==> flow/design.v <==
 `timescale 1ns / 1ps
module TIA(A,  
			Din,  
			Dout,  
			CS_n,  
			CS,  
			R_W_n,  
			RDY,  
			MASTERCLK,  
			BUS_EN,  
			idump_in,  
			Ilatch,  
			HSYNC,  
			HBLANK,  
			VSYNC,  
			VBLANK,  
			COLOROUT,  
			RES_n,  
			audv0,  
			audv1);  
   input [5:0] A;
   input [7:0] Din;
   output [7:0] Dout;
   input [2:0] 	CS_n;
   input 	CS;
   input 	R_W_n;
   output 	RDY;
   input 	MASTERCLK;
   input 	BUS_EN;
   input [1:0] 	Ilatch; 			 
   input [3:0] 	idump_in; 		 
   output 	HSYNC, HBLANK;
   output 	VSYNC, VBLANK;
   output [7:0] COLOROUT;
   input wire	RES_n;
   output reg [3:0] audv0, audv1;
   reg [7:0] 	Dout;
   wire 	HSYNC;
   reg 		VSYNC, VBLANK;
   reg [7:0] 	hCount;
   reg [3:0] 	hCountReset;
   reg clk_30;
   reg [7:0] clk_30_count;
   wire [3:0] Idump;
   wire [1:0] latchedInputsValue;
   reg 	      inputLatchEnabled, inputLatchReset;
   reg [1:0]  latchedInputs;
   always @(posedge MASTERCLK  )  
   begin
		if (~RES_n) begin
			hCount <= 8'd0;
			hCountReset[3:1] <= 3'd0;
			clk_30 <= 0;
			clk_30_count <= 0;
			latchedInputs <= 2'b11;
		end
		else begin
			if (inputLatchReset)
				 latchedInputs <= 2'b11;
			 else
				 latchedInputs <= latchedInputs & Ilatch;
			if (clk_30_count == 57) begin
				 clk_30 <= ~clk_30;
				 clk_30_count <= 0;
			 end else begin
				 clk_30_count <= clk_30_count + 1;
			 end
	 		 if ((hCountReset[3]) ||(hCount == 8'd227))			 
			    hCount <= 8'd0;
			 else
				 hCount <= hCount + 8'd1;
			 hCountReset[3:1] <= hCountReset[2:0];
		end
   end  
   assign HSYNC = (hCount >= 8'd20) && (hCount <  8'd36);
   assign HBLANK = (hCount < 8'd68);
   reg [7:0] player0Pos, r_player0Pos, player1Pos, r_player1Pos, missile0Pos, missile1Pos, ballPos;
   reg [4:0] player0Size, player1Size;
   reg [7:0] player0Color, player1Color, ballColor, pfColor, bgColor;
   reg [3:0] player0Motion, player1Motion, missile0Motion, missile1Motion,
				 ballMotion;
   reg 	     missile0Enable, missile1Enable, ballEnable, R_ballEnable;
   reg [1:0] ballSize;
   reg [19:0] pfGraphic, r_pfGraphic;
   reg [7:0]  player0Graphic, player1Graphic;
   reg [7:0]  R_player0Graphic, R_player1Graphic;
   reg 	      pfReflect, player0Reflect, player1Reflect;
   reg 	      prioCtrl;
   reg 	      pfColorCtrl;
   reg [14:0] collisionLatch;
   reg 	      missile0Lock, missile1Lock;
   reg 	      player0VertDelay, player1VertDelay, ballVertDelay;
   reg [3:0]  audc0, audc1;
   reg [4:0]  audf0, audf1;
   wire [7:0] pixelNum;
	assign pixelNum = (hCount >= 8'd68) ? (hCount - 8'd68) : 8'd227;
   wire [5:0] pfPixelNum;
   wire       pfPixelOn, pfLeftPixelVal, pfRightPixelVal;
   assign pfPixelNum = pixelNum[7:2];							 
   wire [63:0] pfGraphicExt = {44'd0, pfGraphic};	 
   assign pfLeftPixelVal  = pfGraphicExt[pfPixelNum];
   assign pfRightPixelVal = (pfReflect == 1'b0) ? pfGraphicExt[pfPixelNum - 6'd20]:
										pfGraphicExt[6'd39 - pfPixelNum];
   assign pfPixelOn = (pfPixelNum < 6'd20)? pfLeftPixelVal : pfRightPixelVal;
   wire       pl0PixelOn;
   wire [7:0] pl0Mask, pl0MaskDel;
	reg  [7:0] player0Gfx_2clk;							 
	reg        HBLANKdelay;
	assign pl0MaskDel = (player0VertDelay)? R_player0Graphic : player0Gfx_2clk;
   assign pl0Mask = (!player0Reflect)? pl0MaskDel : {pl0MaskDel[0], pl0MaskDel[1],
																	  pl0MaskDel[2], pl0MaskDel[3],
																	  pl0MaskDel[4], pl0MaskDel[5],
																	  pl0MaskDel[6], pl0MaskDel[7]};
	reg [7:0] r1_player0Pos, r2_player0Pos, r3_player0Pos;
	reg [7:0] r1_player1Pos, r2_player1Pos, r3_player1Pos;
	reg pl0Reset, pl1Reset;
	always @ (posedge MASTERCLK)
	if (~RES_n) begin
		r1_player0Pos <= 0; r2_player0Pos <= 0; r3_player0Pos <= 0; r_player0Pos <= 0;
		r1_player1Pos <= 0; r2_player1Pos <= 0; r3_player1Pos <= 0; r_player1Pos <= 0;
		pfGraphic <= 0; player0Gfx_2clk <= 0;
	end
	else if (BUS_EN)
	begin
		r1_player0Pos <= player0Pos;
		r2_player0Pos <= r1_player0Pos;
		r3_player0Pos <= r2_player0Pos;
		r_player0Pos  <= r3_player0Pos;
		r1_player1Pos <= player1Pos;
		r2_player1Pos <= r1_player1Pos;
		r3_player1Pos <= r2_player1Pos;
		r_player1Pos  <= r3_player1Pos;
		pfGraphic     	 <= r_pfGraphic;
		player0Gfx_2clk <= player0Graphic;
	end
	objPlayersPixelOn objpl0 (pixelNum, r_player0Pos, player0Size[2:0], pl0Mask, pl0Reset, pl0PixelOn);
   wire       pl1PixelOn;
   wire [7:0] pl1Mask, pl1MaskDel;
   assign pl1MaskDel = (player1VertDelay)? R_player1Graphic : player1Graphic;
   assign pl1Mask = (!player1Reflect)? pl1MaskDel : {pl1MaskDel[0], pl1MaskDel[1],
																	  pl1MaskDel[2], pl1MaskDel[3],
																	  pl1MaskDel[4], pl1MaskDel[5],
																	  pl1MaskDel[6], pl1MaskDel[7]};
   objPlayersPixelOn objpl1 (pixelNum, r_player1Pos, player1Size[2:0], pl1Mask, pl1Reset, pl1PixelOn);
   wire       mis0PixelOn, mis0PixelOut;
   wire [7:0] mis0ActualPos;
   reg  [7:0] mis0Mask;
   always @*
   begin
		case(player0Size[4:3])
		  2'd0: mis0Mask <= 8'h01;
		  2'd1: mis0Mask <= 8'h03;
		  2'd2: mis0Mask <= 8'h0F;
		  2'd3: mis0Mask <= 8'hFF;
		endcase
   end  
   assign mis0ActualPos = (missile0Lock)? player0Pos : missile0Pos;
   objPixelOn objpix1 (pixelNum, mis0ActualPos, player0Size[2:0], mis0Mask, mis0PixelOut);
   assign mis0PixelOn = mis0PixelOut && missile0Enable;
   wire mis1PixelOn, mis1PixelOut;
   wire [7:0] mis1ActualPos;
   reg [7:0]  mis1Mask;
	always @*
   begin
		case(player1Size[4:3])
		  2'd0: mis1Mask <= 8'h01;
		  2'd1: mis1Mask <= 8'h03;
		  2'd2: mis1Mask <= 8'h0F;
		  2'd3: mis1Mask <= 8'hFF;
		endcase
   end   
   assign mis1ActualPos = (missile1Lock) ? player1Pos : missile1Pos;
   objPixelOn objpix4 (pixelNum, mis1ActualPos, player1Size[2:0], mis1Mask, mis1PixelOut);
   assign mis1PixelOn = mis1PixelOut  & missile1Enable;			 
   wire ballPixelOut, ballPixelOn, ballEnableDel;
   reg [7:0] ballMask  ;
   always @*
   begin
		case(ballSize)
		  2'd0: ballMask <= 8'h01;
		  2'd1: ballMask <= 8'h03;
		  2'd2: ballMask <= 8'h0F;
		  2'd3: ballMask <= 8'hFF;
		endcase
   end  
   objPixelOn objball (pixelNum, ballPos, 3'd0, ballMask, ballPixelOut);
   assign ballEnableDel = ((ballVertDelay)? R_ballEnable : ballEnable);
   assign ballPixelOn = ballPixelOut && ballEnableDel;
   reg [7:0] pfActualColor;
   always @*
   begin
		if (pfColorCtrl)
		begin
	     if (pfPixelNum < 6'd20)
	       pfActualColor <= player0Color;
	     else
	       pfActualColor <= player1Color;
		end
		else
			pfActualColor <= pfColor;
   end  
   reg [7:0] pixelColor;
   assign COLOROUT = (HBLANK || HBLANKdelay) ? 8'b0 : pixelColor;				 
   always @*
   begin
		if (!prioCtrl)
		begin
		  if (pl0PixelOn || mis0PixelOn)
				 pixelColor <= player0Color;
		  else if( ballPixelOn)		 
				 pixelColor <=  pfColor  ;			 
		  else if (pl1PixelOn || mis1PixelOn)
				 pixelColor <= player1Color;
		  else if (pfPixelOn)
				 pixelColor <= pfActualColor;
		  else
				 pixelColor <= bgColor;
		end
		else begin
			if (pfPixelOn)
			  pixelColor <= pfActualColor;
		   else if( ballPixelOn)
				 pixelColor <=  pfColor;
			else if (pl0PixelOn || mis0PixelOn)
			  pixelColor <= player0Color;
		   else if (pl1PixelOn || mis1PixelOn)
			  pixelColor <= player1Color;
		   else if( ballPixelOn)
				 pixelColor <=  pfColor;
			else
			  pixelColor <= bgColor;
		end
   end  
   wire [14:0] collisions;
   reg 	      collisionLatchReset;
   assign collisions = {pl0PixelOn && pl1PixelOn, mis0PixelOn && mis1PixelOn,
								ballPixelOn && pfPixelOn,
								mis1PixelOn && pfPixelOn, mis1PixelOn && ballPixelOn,
								mis0PixelOn && pfPixelOn, mis0PixelOn && ballPixelOn,
								pl1PixelOn && pfPixelOn, pl1PixelOn && ballPixelOn,
								pl0PixelOn && pfPixelOn, pl0PixelOn && ballPixelOn,
								mis1PixelOn && pl0PixelOn, mis1PixelOn && pl1PixelOn,
								mis0PixelOn && pl1PixelOn, mis0PixelOn && pl0PixelOn};
	always @(posedge MASTERCLK)
   begin
		if (~RES_n || collisionLatchReset)
		  collisionLatch <= 15'b000000000000000;
		else
		  collisionLatch <= collisionLatch | collisions;
   end  
   reg wSync, wSyncReset;
   always @(posedge MASTERCLK)
   begin
		if (~RES_n)
			wSync <= 1'b0;
		else if (hCount == 8'd3)
			wSync <= 1'b0;
		else if (wSyncReset && hCount > 8'd5)
			wSync <= 1'b1;
   end  
   assign RDY = ~wSync;
   assign latchedInputsValue = (inputLatchEnabled)? latchedInputs : Ilatch;
   reg inputDumpEnabled;
   assign Idump = (inputDumpEnabled)? 4'b0000 : idump_in;
   always @(posedge MASTERCLK)
   begin
		if (~RES_n) begin
			inputLatchEnabled <= 1'b0;
			inputDumpEnabled <= 1'b0;
			VSYNC <= 1'b0;
			player0Pos <= 8'd0; player1Pos <= 8'd0;
			missile0Pos <= 8'd0; missile1Pos <= 8'd0; ballPos <= 8'd0;
			player0Size <= 5'd0; player1Size <= 5'd0;
			player0Color <= 8'd0; player1Color <= 8'd0; pfColor <= 8'd0; bgColor <= 8'd0;
			pfReflect <= 1'b0; pfColorCtrl <= 1'b0; prioCtrl <= 1'b0; ballSize <= 2'd0;
			player0Reflect <= 1'b0; player1Reflect <= 1'b0;
			r_pfGraphic <= 20'd0;
			audc0 <= 4'd0; audc1 <= 4'd0; audf0 <= 5'd0; audf1 <= 5'd0;
			audv0 <= 4'd0; audv1 <= 4'd0;
			player0Graphic <= 8'd0; player1Graphic <= 8'd0;
			R_player0Graphic <= 8'd0; R_player1Graphic <= 8'd0;
			ballEnable <= 1'b0; R_ballEnable <= 1'b0;
			missile0Enable <= 1'b0; missile1Enable <= 1'b0;
			player0Motion <= 4'd0; player1Motion <= 4'd0; missile0Motion <= 4'd0;
			missile1Motion <= 4'd0; ballMotion <= 4'd0;
			player0VertDelay <= 1'b0; player1VertDelay <= 1'b0; ballVertDelay <= 1'b0;
			missile0Lock <= 1'b0; missile1Lock <= 1'b0;
			inputLatchReset <= 1'b0;
			collisionLatchReset <= 1'b0;
			hCountReset[0] <= 1'b0;
			wSyncReset <= 1'b0;
			Dout <= 8'b00000000;
			VBLANK <= 0;
			pl0Reset <= 0;
			pl1Reset <= 0;
			HBLANKdelay <= 0;
		end
		else if (!BUS_EN) begin
		end
		else if (CS && !CS_n) begin
			inputLatchReset <= ({R_W_n, A[5:0]} == 7'h01 && Din[6] && !inputLatchEnabled);
			collisionLatchReset <= ({R_W_n, A[5:0]} == 7'h2C);
			hCountReset[0] <= ({R_W_n, A[5:0]} == 7'h03);
			wSyncReset <= ({R_W_n, A[5:0]} == 7'h02) && !wSync;
			case({R_W_n, A[5:0]})
			  7'h70: 	Dout <= {collisionLatch[1:0],6'b000000};
			  7'h71: 	Dout <= {collisionLatch[3:2],6'b000000};
			  7'h72: 	Dout <= {collisionLatch[5:4],6'b000000};
			  7'h73: 	Dout <= {collisionLatch[7:6],6'b000000};
			  7'h74: 	Dout <= {collisionLatch[9:8],6'b000000};
			  7'h75: 	Dout <= {collisionLatch[11:10],6'b000000};
			  7'h76: 	Dout <= {collisionLatch[12],7'b0000000};
			  7'h77: 	Dout <= {collisionLatch[14:13],6'b000000};
			  7'h78: 	Dout <= {Idump[0], 7'b0000000};
			  7'h79: 	Dout <= {Idump[1], 7'b0000000};
			  7'h7A: 	Dout <= {Idump[2], 7'b0000000};
			  7'h7B: 	Dout <= {Idump[3], 7'b0000000};
			  7'h7C: 	Dout <= {latchedInputsValue[0], 7'b0000000};
			  7'h7D: 	Dout <= {latchedInputsValue[1], 7'b0000000};
			  7'h00: VSYNC <= Din[1];
			  7'h01: begin
					inputLatchEnabled <= Din[6];
					inputDumpEnabled <= Din[7];
					VBLANK <= Din[1];
			  end
			  7'h02:	begin
			  		pl0Reset <= 0;
					pl1Reset <= 0;
				end
			  7'h03:;
			  7'h04: player0Size <= {Din[5:4],Din[2:0]};
			  7'h05: player1Size <= {Din[5:4],Din[2:0]};
			  7'h06: player0Color <= Din;
			  7'h07: player1Color <= Din;
			  7'h08: pfColor <= Din;
			  7'h09: bgColor <= Din;
			  7'h0A: begin
					pfReflect <= Din[0];
					pfColorCtrl <= Din[1];
					prioCtrl <= Din[2];
					ballSize <= Din[5:4];
			  end
			  7'h0B: player0Reflect <= Din[3];
			  7'h0C: player1Reflect <= Din[3];
			  7'h0D: r_pfGraphic[3:0] <= Din[7:4];    
			  7'h0E: r_pfGraphic[11:4] <= {Din[0], Din[1], Din[2], Din[3], Din[4], Din[5], Din[6], Din[7]};  
			  7'h0F: r_pfGraphic[19:12] <= Din[7:0];   
			  7'h10:
			   begin
						player0Pos <= pixelNum + 2;   	 
						if( hCount <  8'd68)					 
						   player0Pos <= 0;
						pl0Reset <= 1;
			   end
			  7'h11:
			   begin
						player1Pos <= pixelNum + 2;		 
						if( hCount <  8'd68)					 
						   player1Pos <= 0;
						pl1Reset <= 1;
			   end
			  7'h12: missile0Pos <= pixelNum + 1;
			  7'h13: missile1Pos <= pixelNum + 1;
			  7'h14:
			   begin
					ballPos <= pixelNum   - 1 +  1;					 
					if( hCount <  8'd68)				 
						ballPos <= hCount - 8'd68 + 8'd2;
				end
			  7'h15: audc0 <= Din[3:0];
			  7'h16: audc1 <= Din[3:0];
			  7'h17: audf0 <= Din[4:0];
			  7'h18: audf1 <= Din[4:0];
			  7'h19: audv0 <= Din[3:0];
			  7'h1A: audv1 <= Din[3:0];
			  7'h1B: begin
					player0Graphic <= {Din[0], Din[1], Din[2], Din[3],
										  	 Din[4], Din[5], Din[6], Din[7]};
					R_player1Graphic <= player1Graphic;
			  end
			  7'h1C: begin
					player1Graphic <= {Din[0], Din[1], Din[2], Din[3],
											 Din[4], Din[5], Din[6], Din[7]};
					R_player0Graphic <= player0Graphic;
					R_ballEnable <= ballEnable;
			  end
			  7'h1D: missile0Enable <= Din[1];
			  7'h1E: missile1Enable <= Din[1];
			  7'h1F: ballEnable <= Din[1];
			  7'h20: player0Motion <= Din[7:4];
			  7'h21: player1Motion <= Din[7:4];
			  7'h22: missile0Motion <= Din[7:4];
			  7'h23: missile1Motion <= Din[7:4];
			  7'h24: ballMotion <= Din[7:4];
			  7'h25: player0VertDelay <= Din[0];
			  7'h26: player1VertDelay <= Din[0];
			  7'h27: ballVertDelay <= Din[0];
			  7'h28: missile0Lock <= Din[1];
			  7'h29: missile1Lock <= Din[1];
			  7'h2A: begin
					player0Pos <= player0Pos - {{4{player0Motion[3]}}, player0Motion[3:0]};
					player1Pos <= player1Pos - {{4{player1Motion[3]}},	player1Motion[3:0]};
					missile0Pos <= missile0Pos - {{4{missile0Motion[3]}},	missile0Motion[3:0]};
					missile1Pos <= missile1Pos - {{4{missile1Motion[3]}},	missile1Motion[3:0]};
					ballPos <= ballPos - {{4{ballMotion[3]}},ballMotion[3:0]};
					if( ballPos - {{4{ballMotion[3]}},ballMotion[3:0]} >= 8'd227)
						ballPos <= 0;
					if( HBLANK) begin
						HBLANKdelay <= 1;
					end
			  end
			  7'h2B: begin
					player0Motion <= 0;  
					player1Motion <= 0;  
					missile0Motion <= 0;  
					missile1Motion <= 0;  
					ballMotion <= 0;  
			  end
			  7'h2C:;
			  default: Dout <= 8'b00000000;
			endcase
		end  
		else begin
			inputLatchReset <= 1'b0;
			collisionLatchReset <= 1'b0;
			hCountReset[0] <= 1'b0;
			wSyncReset <= 1'b0;
			Dout <= 8'b00000000;
			if( HBLANK) begin
				pl0Reset <= 0;
				pl1Reset <= 0;
			end
			if( hCount >= (8'd68 + 8'd7)) HBLANKdelay <= 0;
		end
  end  
endmodule
module objPixelOn(pixelNum, objPos, objSize, objMask, pixelOn);
   input [7:0] pixelNum, objPos, objMask;
   input [2:0] objSize;
   output      pixelOn;
   wire [7:0]  objIndex;
   wire [8:0]  objByteIndex;
   wire        objMaskOn, objPosOn;
   reg 	       objSizeOn;
   reg [2:0]   objMaskSel;
	assign objIndex = pixelNum - objPos - 8'd1;
   assign objByteIndex = 9'b1 << (objIndex[7:3]);
   always @*
   begin
		case (objSize)
		  3'd0: objSizeOn <= (objByteIndex & 9'b00000001) != 0;
		  3'd1: objSizeOn <= (objByteIndex & 9'b00000101) != 0;		 
		  3'd2: objSizeOn <= (objByteIndex & 9'b00010001) != 0;
		  3'd3: objSizeOn <= (objByteIndex & 9'b00010101) != 0;
		  3'd4: objSizeOn <= (objByteIndex & 9'b10000001) != 0;
		  3'd5: objSizeOn <= (objByteIndex & 9'b00000011) != 0;
		  3'd6: objSizeOn <= (objByteIndex &  9'b100010001) != 0;		 
		  3'd7: objSizeOn <= (objByteIndex & 9'b00001111) != 0;
		endcase
   end  
   always @*
   begin
		case (objSize)
		  3'd5: objMaskSel <= objIndex[3:1];
		  3'd7: objMaskSel <= objIndex[4:2];
		  default: objMaskSel <= objIndex[2:0];
		endcase
   end  
   assign objMaskOn = objMask[objMaskSel];
   assign objPosOn = (pixelNum > objPos) && ({1'b0, pixelNum} <= {1'b0, objPos} + 9'd72);
   assign pixelOn = objSizeOn && objMaskOn && objPosOn;
endmodule
module objPlayersPixelOn(pixelNum, objPos, objSize, objMask, plReset, pixelOn);
   input [7:0] pixelNum, objPos, objMask;
   input [2:0] objSize;
	input  		plReset;
   output      pixelOn;
   wire [7:0]  objIndex;
   wire [8:0]  objByteIndex;
   wire        objMaskOn, objPosOn;
   reg 	       objSizeOn;
   reg [2:0]   objMaskSel;
	assign objIndex = pixelNum - objPos - 8'd1;
   assign objByteIndex = 9'b1 << (objIndex[7:3]);
   always @*
   begin
		case (objSize)
		  3'd0: objSizeOn <= (objByteIndex & 9'b00000001 & ~plReset) != 0;
		  3'd1: objSizeOn <= (plReset) ? ((objByteIndex & 9'b00000100) != 0) : ((objByteIndex & 9'b0000101) != 0);
		  3'd2: objSizeOn <= (plReset) ? ((objByteIndex & 9'b00010000) != 0) : ((objByteIndex & 9'b00010001) != 0);
		  3'd3: objSizeOn <= (plReset) ? ((objByteIndex & 9'b00010100) != 0) : ((objByteIndex & 9'b00010101) != 0);
		  3'd4: objSizeOn <= (objByteIndex & 9'b10000001 & ~plReset) != 0;
		  3'd5: objSizeOn <= (objByteIndex & 9'b00000011 & ~plReset) != 0;
		  3'd6: objSizeOn <= (plReset) ? ((objByteIndex &  9'b100010000) != 0) : ((objByteIndex &  9'b100010001) != 0);
		  3'd7: objSizeOn <= (objByteIndex & 9'b00001111 & ~plReset) != 0;
		endcase
   end  
   always @*
   begin
		case (objSize)
		  3'd5: objMaskSel <= objIndex[3:1];
		  3'd7: objMaskSel <= objIndex[4:2];
		  default: objMaskSel <= objIndex[2:0];
		endcase
   end  
   assign objMaskOn = objMask[objMaskSel];
   assign objPosOn = (pixelNum > objPos) && ({1'b0, pixelNum} <= {1'b0, objPos} + 9'd72);
   assign pixelOn = objSizeOn && objMaskOn && objPosOn;
endmodule
== From RTL to reports: TIA ==
Tool output for the design above, in the order of the flow.
Lines are those of the file above, counted from 1.
Library cell names are shortened.
A cell with -- has no value.
Set-up
  top: TIA
  clock input: MASTERCLK
  standard-cell library: sky130hd
  corner: tt_025C_1v80

== Word level ==
Yosys after proc, flatten, opt, wreduce and memory -nomap, before mapping. Memory bits, and registers merged into a memory's read port (data or address), are not among the register bits. Print and check cells are not counted. Equal cells are merged and count once.
Bit counts
  cells after elaboration: 443
  output and inout port bits: 29
  register bits after elaboration: 318
Cells by class
  equal/unequal tests: 88
  magnitude comparators: 18
  muxes and demuxes: 71
  shift-type cells: 13
  bitwise gates (word level): 15
  add/sub/neg operators: 29
  reduce/logical cells: 142
Operators with widths (number)
  32-bit nonzero test: 34
  64-bit by 6-bit variable part select with 1-bit output: 3
  8-bit two-way mux: 23
  8-bit case mux with 15-bit select: 1
  3-bit AND reduction: 38
  7-bit by 5-bit equality test with 1-bit output (second input constant): 16
  7-bit equality test (second input constant): 14
  8-bit case mux with 4-bit select: 3
  7-bit by 6-bit equality test with 1-bit output (second input constant): 13
  8-bit subtractor: 10
  8-bit case mux with 2-bit select: 5
  1-bit by 32-bit AND with 32-bit output: 2
  1-bit NOT with 32-bit output: 2
  2-bit by 32-bit AND with 32-bit output: 2
  4-bit by 32-bit AND with 32-bit output: 2
  8-bit by 32-bit AND with 32-bit output: 2
  7-bit by 4-bit equality test with 1-bit output (second input constant): 8
  8-bit by 1-bit subtractor with 8-bit output (second input constant): 6
  45-bit OR reduction: 1
  8-bit by 7-bit adder with 9-bit output (second input constant): 5
  8-bit by 9-bit <= comparator with 1-bit output: 5
  8-bit by 3-bit variable part select with 1-bit output: 5
  8-bit greater-than comparator: 5
  4-bit case mux with 2-bit select: 5
  1-bit logical AND: 38
  1-bit by 5-bit << shifter with 9-bit output (first input constant): 4
  1-bit case mux with 8-bit select: 4
  7-bit by 3-bit equality test with 1-bit output (second input constant): 4
Other operator kinds: 43; their cells: 116.

== Logic depth ==
Depth = most cells in a row (Yosys ltp): at word level without a register or memory, in the mapped netlist without a sequential cell, where the memories' decode and read muxes count.
Depth
  depth in word-level cells: 17
  ABC_AREA: 1
  mapped depth: 37
  depth with buffers taken out: 37

== Netlist ==
The flow's flattened synthesis, as Yosys stat reports it; memories are mapped. The netlist is that of the ABC_AREA named above (0 if unset); the other value can give another one.
The area totals of this step are shown rounded.
Cell types
  dfxtp_1: number 312, area in all 6245.99 um^2
  nand2_1: number 519, area in all 1.95E+03 um^2
  o21ai_0: number 363, area in all 1.82E+03 um^2
  nor2_1: number 430, area in all 1.61E+03 um^2
  ha_1: number 115, area in all 1438.88 um^2
  inv_1: number 349, area in all 1.31E+03 um^2
  a21oi_1: number 254, area in all 1.27E+03 um^2
  nand3_1: number 178, area in all 890.854 um^2
  xor2_1: number 44, area in all 385.37 um^2
  clkbuf_1: number 88, area in all 330.317 um^2
  a31oi_1: number 32, area in all 200.192 um^2
  o211ai_1: number 24, area in all 180.173 um^2
  nor3_1: number 34, area in all 170.163 um^2
  nand2_2: number 27, area in all 168.912 um^2
  a211oi_1: number 18, area in all 135.13 um^2
  fa_1: number 5, area in all 100.096 um^2
  mux2i_1: number 10, area in all 100.096 um^2
  nand4_1: number 14, area in all 87.584 um^2
Not listed: further types 53, cells in them 194.
Synthesis totals
  cell area after synthesis: 19950 um^2
  buffer cells: 111
  flip-flop cells: 312
  cells in the netlist: 3010
  area of sequential cells: 6246 um^2

== Path before layout ==
Source: OpenSTA report_checks on the synthesized netlist (no wires, ideal clock, input and output delay 20% of the period each), path of least setup slack; recovery checks are left aside. Register names are those of the netlist, which keeps one name where synthesis merged equal registers.
Timing path post-synthesis
  path type: flip-flop to output port
  start point: register hCount[2]
  end point: output port COLOROUT[1]
  arrival time: 4025 ps
  path delay: 4025 ps
  setup slack: 5575 ps
  clock period: 12000 ps
  external output delay: 2400 ps
  stages on the path: 27
  launch time at the first pin: 0 ps
  synthesis period reached: 6425 ps
"path delay" is the arrival time less input delay plus setup time.
A path that ends at an output port has no setup time.
"stages on the path" counts driving pins, that of a launching flip-flop among them; a cell with two outputs on the path counts twice.
"synthesis period reached" = period - worst setup slack (recovery checks aside). The figure is calculated, with input and output delays left at 20% of the set period.
A register here has more assigning lines than the two given.
On the way, post-synthesis
  cell sequence: dfxtp_1 inv_1 ha_1 nand2_2 nand2_2 nand2_1 inv_2 a21oi_1 inv_1 ha_1 inv_1 nor2_1 nand3_1 or4_1 a21oi_1 nand3_1 nor2_2 nand2_4 nand2_8 nand2_1 nand2_1 nand2_1 nand2_1 nand2_1 nand2_1 nand2_1 a21oi_1
  elaborated cells on any way between the ends: 133
  those cells by class: add/sub (13); compare (13); shift (13); mux (31); logic (9); reduce/logical (54)
Ends and longest elaborated chain, post-synthesis
  start: declaration: RTL line 40  | reg [7:0] hCount;
  start: assignment: RTL line 51  | hCount <= 8'd0;
  start: assignment: RTL line 71  | hCount <= hCount + 8'd1;
  end: declaration: RTL line 34  | output [7:0] COLOROUT;
Chain of elaborated cells between the ends: none given.
Nets of the timed path that keep an RTL name, with a line that drives or declares them; the list need not be complete.
Named nets, post-synthesis
  HBLANK: RTL line 76  | assign HBLANK = (hCount < 8'd68);

== Worst path after layout ==
Path of least setup slack in the final report of flow run 1 (OpenROAD, finished layout, wires in). Where an end is a register, its clock arrival counts in the times.
The path's times are printed in steps of 10 ps; the period is the one set.
Timing path post-layout
  path type: flip-flop to output port
  start point: register hCount[2]
  end point: output port COLOROUT[6]
  arrival time: 6760 ps
  clock period: 12000 ps
  setup slack: 2840 ps
  external output delay: 2400 ps
  launch time at the first pin: 590 ps
  stages on the path: 29
The rows between start and end are the longest chain of elaborated cells between them; the timing report does not say that the signal goes this way. Where chains are equally long, one stands for them.
Each line given opens the expression or statement behind the cell; cells for indexed reads and writes are added by Yosys, which also makes memories of some case tables.
A register here has more assigning lines than the two given.
On the way, post-layout
  cell sequence: dfxtp_1 inv_1 ha_1 nand2_2 nand2_2 nand3_4 nand2_2 inv_1 nand2_1 nand2_1 nand2_2 inv_1 nand2_1 nand2_1 inv_2 o21ai_0 o22ai_1 nand3_1 nand2_1 nand3b_2 inv_1 nor2_1 o21ai_0 nand2_1 nand2_1 nand2_1 nand2_1 a21oi_2 clkdlybuf4s50_1
  cells in the longest elaborated chain: 17
  elaborated cells on any way between the ends: 133
  those cells by class: add/sub (13); compare (13); shift (13); mux (31); logic (9); reduce/logical (54)
Ends and longest elaborated chain, post-layout
  start: declaration: RTL line 40  | reg [7:0] hCount;
  start: assignment: RTL line 51  | hCount <= 8'd0;
  start: assignment: RTL line 71  | hCount <= hCount + 8'd1;
  8-bit by 7-bit >= comparator with 1-bit output: RTL line 96  | assign pixelNum = (hCount >= 8'd68) ? (hCount - 8'd68) : 8'd227;
  8-bit two-way mux: RTL line 96
  8-bit subtractor: RTL line 483  | assign objIndex = pixelNum - objPos - 8'd1;
  8-bit by 1-bit subtractor with 8-bit output: RTL line 483
  1-bit by 5-bit << shifter with 9-bit output: RTL line 484  | assign objByteIndex = 9'b1 << (objIndex[7:3]);
  4-bit by 32-bit AND with 32-bit output: RTL line 495  | 3'd7: objSizeOn <= (objByteIndex & 9'b00001111 & ~plReset) != 0;
  32-bit nonzero test: RTL line 495
  [... 3 more ...]
  1-bit logical OR: RTL line 226  | else if (pl1PixelOn || mis1PixelOn)
  8-bit two-way mux: RTL line 226
  8-bit two-way mux: RTL line 224  | else if (pl0PixelOn || mis0PixelOn)
  8-bit two-way mux: RTL line 222  | else if( ballPixelOn)
  8-bit two-way mux: RTL line 220  | if (pfPixelOn)
  8-bit two-way mux: RTL line 206  | if (!prioCtrl)
  8-bit two-way mux: RTL line 203  | assign COLOROUT = (HBLANK || HBLANKdelay) ? 8'b0 : pixelColor;
  end: declaration: RTL line 34  | output [7:0] COLOROUT;

Subject: TIA on sky130hd, stored results

Hello all,

Design TIA on sky130hd. What follows are 3 stored runs of the flow, each under its own settings; their order means nothing. The constraints put input and output delay at 20% of the set period each and load the outputs with 0.01 pF.
"achieved period" is the run's clock period less its worst setup slack. It is reckoned from that one timing run; input and output delays stay at 20% of the period that was set.
"critical path time" = time allowed to the worst setup path (clock period - input delay - output delay, where it has them) - its slack; a late launch clock adds to it, a late capture clock takes from it.
"total power after layout" is the tool's figure for a default switching activity; nothing was simulated.
"critical path time" is given in steps of 10 ps.
The measured numbers are rounded.

==> flow run 1: settings <==
{ "ABC_AREA": 1, "CORE_MARGIN": 3, "CORE_UTILIZATION": 40, "CTS_CLUSTER_DIAMETER": 62, "CTS_CLUSTER_SIZE": 36, "PLACE_DENSITY_LB_ADDON": 0.28, "period_ns": 12.0, "CAP_MARGIN": 20, "SLEW_MARGIN": 20 }
==> flow run 1: results <==
setup total negative slack: 0 ps
std-cell area (final layout): 22120 um^2
Yosys chip area after synthesis: 19950 um^2
critical path time: 6760 ps
worst setup path type: flip-flop to output port
total die area: 52590 um^2
post-layout utilization: 45.0%
smallest hold slack: 436 ps
achieved period: 9156 ps
total power after layout: 2366 uW
lowest setup slack: 2844 ps

==> flow run 2: settings <==
{ "CAP_MARGIN": 35, "CELL_PAD_IN_SITES_DETAIL_PLACEMENT": 2, "CELL_PAD_IN_SITES_GLOBAL_PLACEMENT": 1, "CORE_ASPECT_RATIO": 1.16, "CORE_MARGIN": 3, "CTS_CLUSTER_SIZE": 50, "MAX_ROUTING_LAYER": "met4", "MIN_ROUTING_LAYER": "met1", "PLACE_DENSITY_LB_ADDON": 0.23, "SETUP_SLACK_MARGIN": -0.06, "SLEW_MARGIN": 0, "period_ns": 10.6, "CORE_UTILIZATION": 40 }
==> flow run 2: results <==
setup total negative slack: 0 ps
std-cell area (final layout): 24150 um^2
Yosys chip area after synthesis: 21740 um^2
critical path time: 7850 ps
worst setup path type: flip-flop to output port
total die area: 57190 um^2
post-layout utilization: 45.1%
smallest hold slack: 433 ps
achieved period: 9966 ps
total power after layout: 2736 uW
lowest setup slack: 634 ps

==> flow run 3: settings <==
{ "CORE_UTILIZATION": 40, "PLACE_DENSITY": 0.6, "period_ns": 8.78, "CAP_MARGIN": 20, "CORE_MARGIN": 2, "SLEW_MARGIN": 20 }
==> flow run 3: results <==
setup total negative slack: 0 ps
std-cell area (final layout): 24220 um^2
Yosys chip area after synthesis: 21740 um^2
critical path time: 6680 ps
worst setup path type: flip-flop to output port
total die area: 56230 um^2
post-layout utilization: 45.0%
smallest hold slack: 443 ps
achieved period: 8436 ps
total power after layout: 3247 uW
lowest setup slack: 344 ps

Thanks
